==> flow/design.v <==
`timescale 1ns / 1ps
module black_cell(
    input  wire g_left, p_left,
    input  wire g_right, p_right,
    output wire g_out, p_out
);
    assign g_out = g_left | (p_left & g_right);
    assign p_out = p_left & p_right;
endmodule
module gray_cell(
    input  wire g_left, p_left,
    input  wire g_right,
    output wire g_out
);
    assign g_out = g_left | (p_left & g_right);
endmodule
module han_carlson_32(
    input  wire [31:0] a,
    input  wire [31:0] b,
    output wire [31:0] s,
    output wire        ca
);
    wire [31:0] g0, p0;
    assign g0 = a & b;
    assign p0 = a ^ b;
    wire [31:0] gg1, pp1;
    wire [31:0] gg2, pp2;
    wire [31:0] gg3, pp3;
    wire [31:0] gg4, pp4;
    wire [31:0] gg5, pp5;
    genvar i;
    generate
        for (i = 0; i < 32; i = i + 1) begin : STAGE1
            if (i >= 1) begin
                assign gg1[i] = g0[i] | (p0[i] & g0[i-1]);
                assign pp1[i] = p0[i] & p0[i-1];
            end else begin
                assign gg1[i] = g0[i];
                assign pp1[i] = p0[i];
            end
        end
    endgenerate
    generate
        for (i = 0; i < 32; i = i + 1) begin : STAGE2
            if (i >= 2) begin
                assign gg2[i] = gg1[i] | (pp1[i] & gg1[i-2]);
                assign pp2[i] = pp1[i] & pp1[i-2];
            end else begin
                assign gg2[i] = gg1[i];
                assign pp2[i] = pp1[i];
            end
        end
    endgenerate
    generate
        for (i = 0; i < 32; i = i + 1) begin : STAGE3
            if (i >= 4) begin
                assign gg3[i] = gg2[i] | (pp2[i] & gg2[i-4]);
                assign pp3[i] = pp2[i] & pp2[i-4];
            end else begin
                assign gg3[i] = gg2[i];
                assign pp3[i] = pp2[i];
            end
        end
    endgenerate
    generate
        for (i = 0; i < 32; i = i + 1) begin : STAGE4
            if (i >= 8) begin
                assign gg4[i] = gg3[i] | (pp3[i] & gg3[i-8]);
                assign pp4[i] = pp3[i] & pp3[i-8];
            end else begin
                assign gg4[i] = gg3[i];
                assign pp4[i] = pp3[i];
            end
        end
    endgenerate
    generate
        for (i = 0; i < 32; i = i + 1) begin : STAGE5
            if (i >= 16) begin
                assign gg5[i] = gg4[i] | (pp4[i] & gg4[i-16]);
                assign pp5[i] = pp4[i] & pp4[i-16];
            end else begin
                assign gg5[i] = gg4[i];
                assign pp5[i] = pp4[i];
            end
        end
    endgenerate
    wire [31:0] c;
    assign c[0] = 1'b0;
    generate
        for (i = 1; i < 32; i = i + 1) begin : CARRY_ASSIGN
            assign c[i] = gg5[i-1];
        end
    endgenerate
    assign ca = gg5[31];
    assign s = p0 ^ c;
endmodule
module full_adder(
    input a, b, c,
    output s, ca
);
    assign s  = a ^ b ^ c;
    assign ca = (a & b) | (b & c) | (c & a);
endmodule
module compressor_7to3(
    input  [31:0] a1, a2, a3, a4, a5, a6, a7,
    output [31:0] s,
    output [31:0] c1,   
    output [31:0] c2    
);
    genvar j;
    generate
        for (j = 0; j < 32; j = j + 1) begin
            wire s1, s2, s3, s4, d1, d2, d3, d4;
            full_adder f1 (.a(a1[j]), .b(a2[j]), .c(a3[j]), .s(s1), .ca(d1));
            full_adder f2 (.a(a4[j]), .b(a5[j]), .c(a6[j]), .s(s2), .ca(d2));
            full_adder f3 (.a(s1),   .b(s2),   .c(a7[j]),  .s(s3), .ca(d3));
            full_adder f4 (.a(d1),   .b(d2),   .c(d3),    .s(s4), .ca(d4));
            assign s[j]  = s3;
            assign c1[j] = s4;  
            assign c2[j] = d4;  
        end
    endgenerate
endmodule
module csa(
    input  [31:0] a, b, c,
    output [31:0] s,
    output [31:0] ca 
);
    assign s  = a ^ b ^ c;
    assign ca = ((a & b) | (b & c) | (c & a)) << 1;
endmodule
module Optimized_Wallace(
    input clk, rst,
    input [15:0] A, B,
    output reg [31:0] PRODUCT
);
    genvar i, j;
    wire [31:0] pp [0:15];
    generate
        for (i = 0; i < 16; i = i + 1) begin
            for (j = 0; j < 32; j = j + 1) begin
                if ((j >= i) && (j < i + 16))
                    assign pp[i][j] = A[j - i] & B[i];
                else
                    assign pp[i][j] = 1'b0;
            end
        end
    endgenerate
    wire [31:0] s0, s1_1, c0, c1, c0_2, c1_2, b0, b1, b0_2, b1_2;
     compressor_7to3 u1 (.a1(pp[0]), .a2(pp[1]), .a3(pp[2]), .a4(pp[3]), .a5(pp[4]), .a6(pp[5]), .a7(pp[6]), .s(s0), .c1(b0), .c2(b0_2));
     compressor_7to3 u2 (.a1(pp[7]), .a2(pp[8]), .a3(pp[9]), .a4(pp[10]), .a5(pp[11]), .a6(pp[12]), .a7(pp[13]), .s(s1_1), .c1(b1), .c2(b1_2));
   assign c0   = b0<<1;      
   assign c1   = b1<<1;      
   assign c0_2 = b0_2<<2;    
   assign c1_2 = b1_2<<2;   
    reg [31:0] r_s0, r_s1, r_c0, r_c1, r_c02, r_c12, r_pp14, r_pp15;
    always @(posedge clk or posedge rst) begin
        if (rst) begin
            r_s0 <= 0; r_s1 <= 0;
            r_c0 <= 0; r_c1 <= 0;
            r_c02 <= 0; r_c12 <= 0;
            r_pp14 <= 0; r_pp15 <= 0;
        end 
        else begin
            r_s0 <= s0; r_s1 <= s1_1;
            r_c0 <= c0; r_c1 <= c1;
            r_c02 <= c0_2; r_c12 <= c1_2;
            r_pp14 <= pp[14]; r_pp15 <= pp[15];
        end
    end
    wire [31:0] sum2, c1_s2, c2_s2, ca1, ca2;
    compressor_7to3 p1 (.a1(r_s0), .a2(r_s1), .a3(r_c0), .a4(r_c1), .a5(r_c02), .a6(r_c12), .a7(r_pp14), .s(sum2), .c1(c1_s2), .c2(c2_s2));
    assign ca1 = c1_s2<<1;     
    assign ca2 = c2_s2<<2;     
    reg [31:0] rsum2, rca1, rca2, rlt;
    always @(posedge clk or posedge rst) begin
        if (rst) begin
            rsum2 <= 0;
            rca1 <= 0;
            rca2 <= 0;
            rlt <= 0;
        end
        else begin
            rsum2 <= sum2;
            rca1 <= ca1;
            rca2 <= ca2;
            rlt <= r_pp15;
        end
    end
    wire [31:0] ps1, pca1, s, ca;
    csa q1 (.a(rsum2), .b(rca1), .c(rca2), .s(ps1), .ca(pca1));
    csa q2 (.a(rlt), .b(ps1), .c(pca1), .s(s), .ca(ca));
    reg [31:0] rsum, rcarry;
    always @(posedge clk or posedge rst) begin
        if (rst) begin
            rsum <= 0;
            rcarry <= 0;
        end 
        else begin
            rsum <= s;
            rcarry <= ca;
        end
    end
    wire [31:0] sum;
    wire carry;
    han_carlson_32 p2 (.a(rsum), .b(rcarry), .s(sum), .ca(carry));
    always @(posedge clk or posedge rst) begin
        if (rst)
            PRODUCT <= 0;
        else
            PRODUCT <= sum;
    end
endmodule
-- Step by step through the tools: Optimized_Wallace
What the tools print for Optimized_Wallace, step after step.
Lines are those of the file above, counted from 1.
A cell with -- has no value.
- design top: Optimized_Wallace
- clock port: clk
- cell library: sky130hd
- corner: tt_025C_1v80

-- Word level
Yosys after proc, flatten, opt, wreduce and memory -nomap, before mapping. Enables and synchronous resets that opt folds into registers are not counted as muxes. Memory bits, and registers merged into a memory's read port (data or address), are not among the register bits. Print and check cells are not counted. Equal cells are merged and count once.
- noted bits in registers: 342
- noted bits of input ports: 34
- output and inout bits: 32
- bitwise logic cells at 1854
- operator list (operator ; count):
    1-bit AND ; 1014
    1-bit bitwise OR ; 442
    1-bit XOR ; 381
    31-bit AND ; 4
    31-bit bitwise OR ; 4
    32-bit XOR ; 3
    30-bit by 31-bit AND with 31-bit output ; 1
    30-bit by 31-bit XOR with 31-bit output ; 1
    31-bit by 30-bit AND with 31-bit output ; 1
    31-bit XOR ; 1
    30-bit AND ; 1
    30-bit XOR ; 1

-- Longest topological paths
Yosys ltp: most cells in a row. Word level: on the elaborated netlist, between registers, memories and ports. Mapped: between sequential cells and ports; inverters and the memories' decode and read muxes count.
- word-level depth: 11
- ABC_AREA at 0
- depth in mapped cells at 10
- noted depth with buffers taken out: 10

-- Synthesis result
The flow's flattened synthesis, as Yosys stat reports it; memories are mapped. The netlist is that of the ABC_AREA named above (0 if unset); the other value can give another one.
- cell types (cell ; count):
    sky130_fd_sc_hd__dfrtp_1 ; 337
    sky130_fd_sc_hd__fa_1 ; 203
    sky130_fd_sc_hd__and2_1 ; 210
    sky130_fd_sc_hd__ha_1 ; 104
    sky130_fd_sc_hd__inv_1 ; 205
    sky130_fd_sc_hd__nand2_1 ; 68
    sky130_fd_sc_hd__a21oi_1 ; 26
    sky130_fd_sc_hd__clkbuf_1 ; 33
    sky130_fd_sc_hd__xnor2_1 ; 14
    sky130_fd_sc_hd__nor2_1 ; 21
    sky130_fd_sc_hd__a21o_1 ; 9
    sky130_fd_sc_hd__xor2_1 ; 7
    sky130_fd_sc_hd__o211ai_1 ; 6
    sky130_fd_sc_hd__o21a_1 ; 4
    sky130_fd_sc_hd__nand3_1 ; 5
    sky130_fd_sc_hd__o21ai_0 ; 5
    sky130_fd_sc_hd__nand4_1 ; 3
    sky130_fd_sc_hd__a311oi_1 ; 2
Not listed: further types 31, cells in them 38.
- mapped cells: 1300
- noted synthesis area: 17199.0 um^2
- flip-flop cells: 337
By module: a second synthesis without flattening, with its own total; a netlist apart from the flattened one above.
- noted cell total of the unflattened synthesis: 1727
- noted area total of the unflattened synthesis: 25545.8 um^2
Rows give one instance, submodules left out.
- by module (module ; instances ; cells ; area (um^2)):
    (no name shown) ; 1 ; 713 ; 12490.7
    full_adder ; 384 ; 1 ; 20.0
    compressor_7to3 ; 3 ; 96 ; 720.7
    han_carlson_32 ; 1 ; 274 ; 1894.3
    csa ; 2 ; 34 ; 655.6

-- Path before layout
Source: OpenSTA report_checks on the synthesized netlist (no wires, ideal clock, input and output delay 20% of the period each), path of least setup slack; recovery checks are left aside. Register names are those of the netlist, which keeps one name where synthesis merged equal registers.
- path kind: in2reg
- from: input B[7]
- to: register (no name shown)
- clock period at 3.0 ns
- input delay at 0.600 ns
- library setup time: 0.136 ns
- noted time at the first pin: 0.600 ns
- arrival: 2.346 ns
- noted required time: 2.864 ns
- noted path slack: 0.518 ns
- delay of the path: 1.882 ns
- driving pins on the path at 7
- path buffers at 1
- synthesis period reached at 2.482 ns
"delay of the path" = arrival - input delay + setup time.
"driving pins on the path" counts driving pins, that of a launching flip-flop among them; a cell with two outputs on the path counts twice.
"synthesis period reached" = period - worst setup slack (recovery checks aside). The figure is calculated, with input and output delays left at 20% of the set period.
The rows between start and end are the longest chain of elaborated cells between them; the timing report does not say that the signal goes this way. Where chains are equally long, one stands for them.
A line is the first line of the expression or statement that the cell stems from. Yosys adds cells for indexed reads and writes and turns some case tables into memories.
- cell sequence: sky130_fd_sc_hd__clkbuf_1 sky130_fd_sc_hd__and2_1 sky130_fd_sc_hd__fa_1 sky130_fd_sc_hd__inv_1 sky130_fd_sc_hd__fa_1 sky130_fd_sc_hd__inv_1 sky130_fd_sc_hd__fa_1
- cells in the longest elaborated chain: 7
- RTL lines, path post-synthesis (element ; line ; RTL):
    from (decl) ; 134 ; input [15:0] A, B,
    1-bit AND ; 143 ; assign pp[i][j] = A[j - i] & B[i];
    1-bit XOR (2 in a row) ; 101 ; assign s  = a ^ b ^ c;
    1-bit AND ; 102 ; assign ca = (a & b) | (b & c) | (c & a);
    1-bit bitwise OR (2 in a row) ; 102 ;
    1-bit XOR ; 101 ;

-- Timing after layout
Path of least setup slack in the final report of stored run 1 (OpenROAD, finished layout, wires in). Where an end is a register, its clock arrival counts in the times.
- path kind: reg2reg
- from: register rcarry[5]
- to: register (no name shown)
- clock period at 3.0 ns
- library setup time: 0.07 ns
- noted time at the first pin: 0.51 ns
- arrival: 3.24 ns
- noted required time: 3.45 ns
- noted path slack: 0.21 ns
- driving pins on the path at 12
- path buffers at 1
The rows between start and end are the longest chain of elaborated cells between them; the timing report does not say that the signal goes this way. Where chains are equally long, one stands for them.
- cell sequence: sky130_fd_sc_hd__dfrtp_1 sky130_fd_sc_hd__ha_1 sky130_fd_sc_hd__inv_1 sky130_fd_sc_hd__fa_1 sky130_fd_sc_hd__nand2b_1 sky130_fd_sc_hd__a21oi_1 sky130_fd_sc_hd__a211oi_1 sky130_fd_sc_hd__buf_4 sky130_fd_sc_hd__o31ai_2 sky130_fd_sc_hd__a2111oi_0 sky130_fd_sc_hd__o21bai_1 sky130_fd_sc_hd__xor2_1
- cells in the longest elaborated chain: 10
- RTL lines, path after layout (element ; line ; RTL):
    from (decl) ; 193 ; reg [31:0] rsum, rcarry;
    from (assign) ; 197 ; rcarry <= 0;
    from (assign) ; 201 ; rcarry <= ca;
    31-bit AND ; 24 ; assign g0 = a & b;
    1-bit AND ; 35 ; assign gg1[i] = g0[i] | (p0[i] & g0[i-1]);
    1-bit bitwise OR ; 35 ;
    1-bit bitwise OR ; 46 ; assign gg2[i] = gg1[i] | (pp1[i] & gg1[i-2]);
    1-bit bitwise OR ; 57 ; assign gg3[i] = gg2[i] | (pp2[i] & gg2[i-4]);
    1-bit AND ; 68 ; assign gg4[i] = gg3[i] | (pp3[i] & gg3[i-8]);
    1-bit bitwise OR ; 68 ;
    1-bit AND ; 79 ; assign gg5[i] = gg4[i] | (pp4[i] & gg4[i-16]);
    1-bit bitwise OR ; 79 ;
    32-bit XOR ; 95 ; assign s = p0 ^ c;
    to (assign) ; 209 ;
    to (assign) ; 211 ;
    to (decl) ; 135 ;

Subject: Optimized_Wallace on sky130hd, stored results

Hello all,

Stored flow runs of Optimized_Wallace (5 of them; Yosys, OpenROAD, sky130hd). They differ in their settings and are not a sequence. Constraints: input delay and output delay 20% of the set period each, output load 0.01 pF.
"achieved period" means the clock period less the worst setup slack. The figure is calculated, with input and output delays left at 20% of the set period.
"power" rests on the timing tool's default activity at the inputs, not on a simulated workload.

Stored run 1
Settings were CORE_UTILIZATION = 40; period_ns = 3.0; CAP_MARGIN = 20; CORE_MARGIN = 2; SLEW_MARGIN = 20
- die size: 44673.0 um^2
- netlist area reported by Yosys: 17199.0 um^2
- noted the lowest setup slack: 0.210 ns
- standard-cell area of the final layout at 20360.8 um^2
- worst hold slack after layout: 0.343 ns
- final utilization: 0.482
- power: 16476 µW
- noted the achieved period: 2.790 ns

Stored run 2
Settings were CORE_UTILIZATION = 40; period_ns = 2.74; CAP_MARGIN = 20; CORE_MARGIN = 2; SLEW_MARGIN = 20
- final utilization: 0.483
- power: 17887 µW
- noted the lowest setup slack: 0.169 ns
- die size: 44673.0 um^2
- worst hold slack after layout: 0.347 ns
- standard-cell area of the final layout at 20394.6 um^2
- netlist area reported by Yosys: 17199.0 um^2
- noted the achieved period: 2.571 ns

Stored run 3
Settings were CORE_UTILIZATION = 40; SETUP_SLACK_MARGIN = 0.54; period_ns = 2.74; CAP_MARGIN = 20; CORE_MARGIN = 2; SLEW_MARGIN = 20
- netlist area reported by Yosys: 17199.0 um^2
- standard-cell area of the final layout at 21378.0 um^2
- power: 18351 µW
- noted the lowest setup slack: 0.447 ns
- die size: 44673.0 um^2
- worst hold slack after layout: 0.339 ns
- noted the achieved period: 2.293 ns
- final utilization: 0.506

Stored run 4
Settings were CELL_PAD_IN_SITES_DETAIL_PLACEMENT = 0; CELL_PAD_IN_SITES_GLOBAL_PLACEMENT = 0; CORE_UTILIZATION = 48; CTS_CLUSTER_DIAMETER = 335; CTS_CLUSTER_SIZE = 61; GPL_TIMING_DRIVEN = 0; MAX_ROUTING_LAYER = met4; MIN_ROUTING_LAYER = met1; PLACE_DENSITY_LB_ADDON = 0.22; SETUP_SLACK_MARGIN = 1.13; SLEW_MARGIN = 5; period_ns = 4.1; CAP_MARGIN = 20; CORE_MARGIN = 2
- worst hold slack after layout: 0.371 ns
- netlist area reported by Yosys: 17199.0 um^2
- noted the achieved period: 2.936 ns
- final utilization: 0.535
- die size: 37361.0 um^2
- standard-cell area of the final layout at 18935.7 um^2
- power: 9974 µW
- noted the lowest setup slack: 1.164 ns

Stored run 5
Settings were CAP_MARGIN = 40; CELL_PAD_IN_SITES_DETAIL_PLACEMENT = 1; CORE_ASPECT_RATIO = 0.84; CTS_CLUSTER_DIAMETER = 86; CTS_CLUSTER_SIZE = 24; MIN_ROUTING_LAYER = met2; SETUP_SLACK_MARGIN = 0.59; SLEW_MARGIN = 25; period_ns = 3.0; CORE_MARGIN = 2; CORE_UTILIZATION = 40
- netlist area reported by Yosys: 17199.0 um^2
- noted the lowest setup slack: 0.499 ns
- final utilization: 0.489
- power: 15963 µW
- worst hold slack after layout: 0.349 ns
- die size: 44677.9 um^2
- standard-cell area of the final layout at 20719.9 um^2
- noted the achieved period: 2.501 ns

Thanks
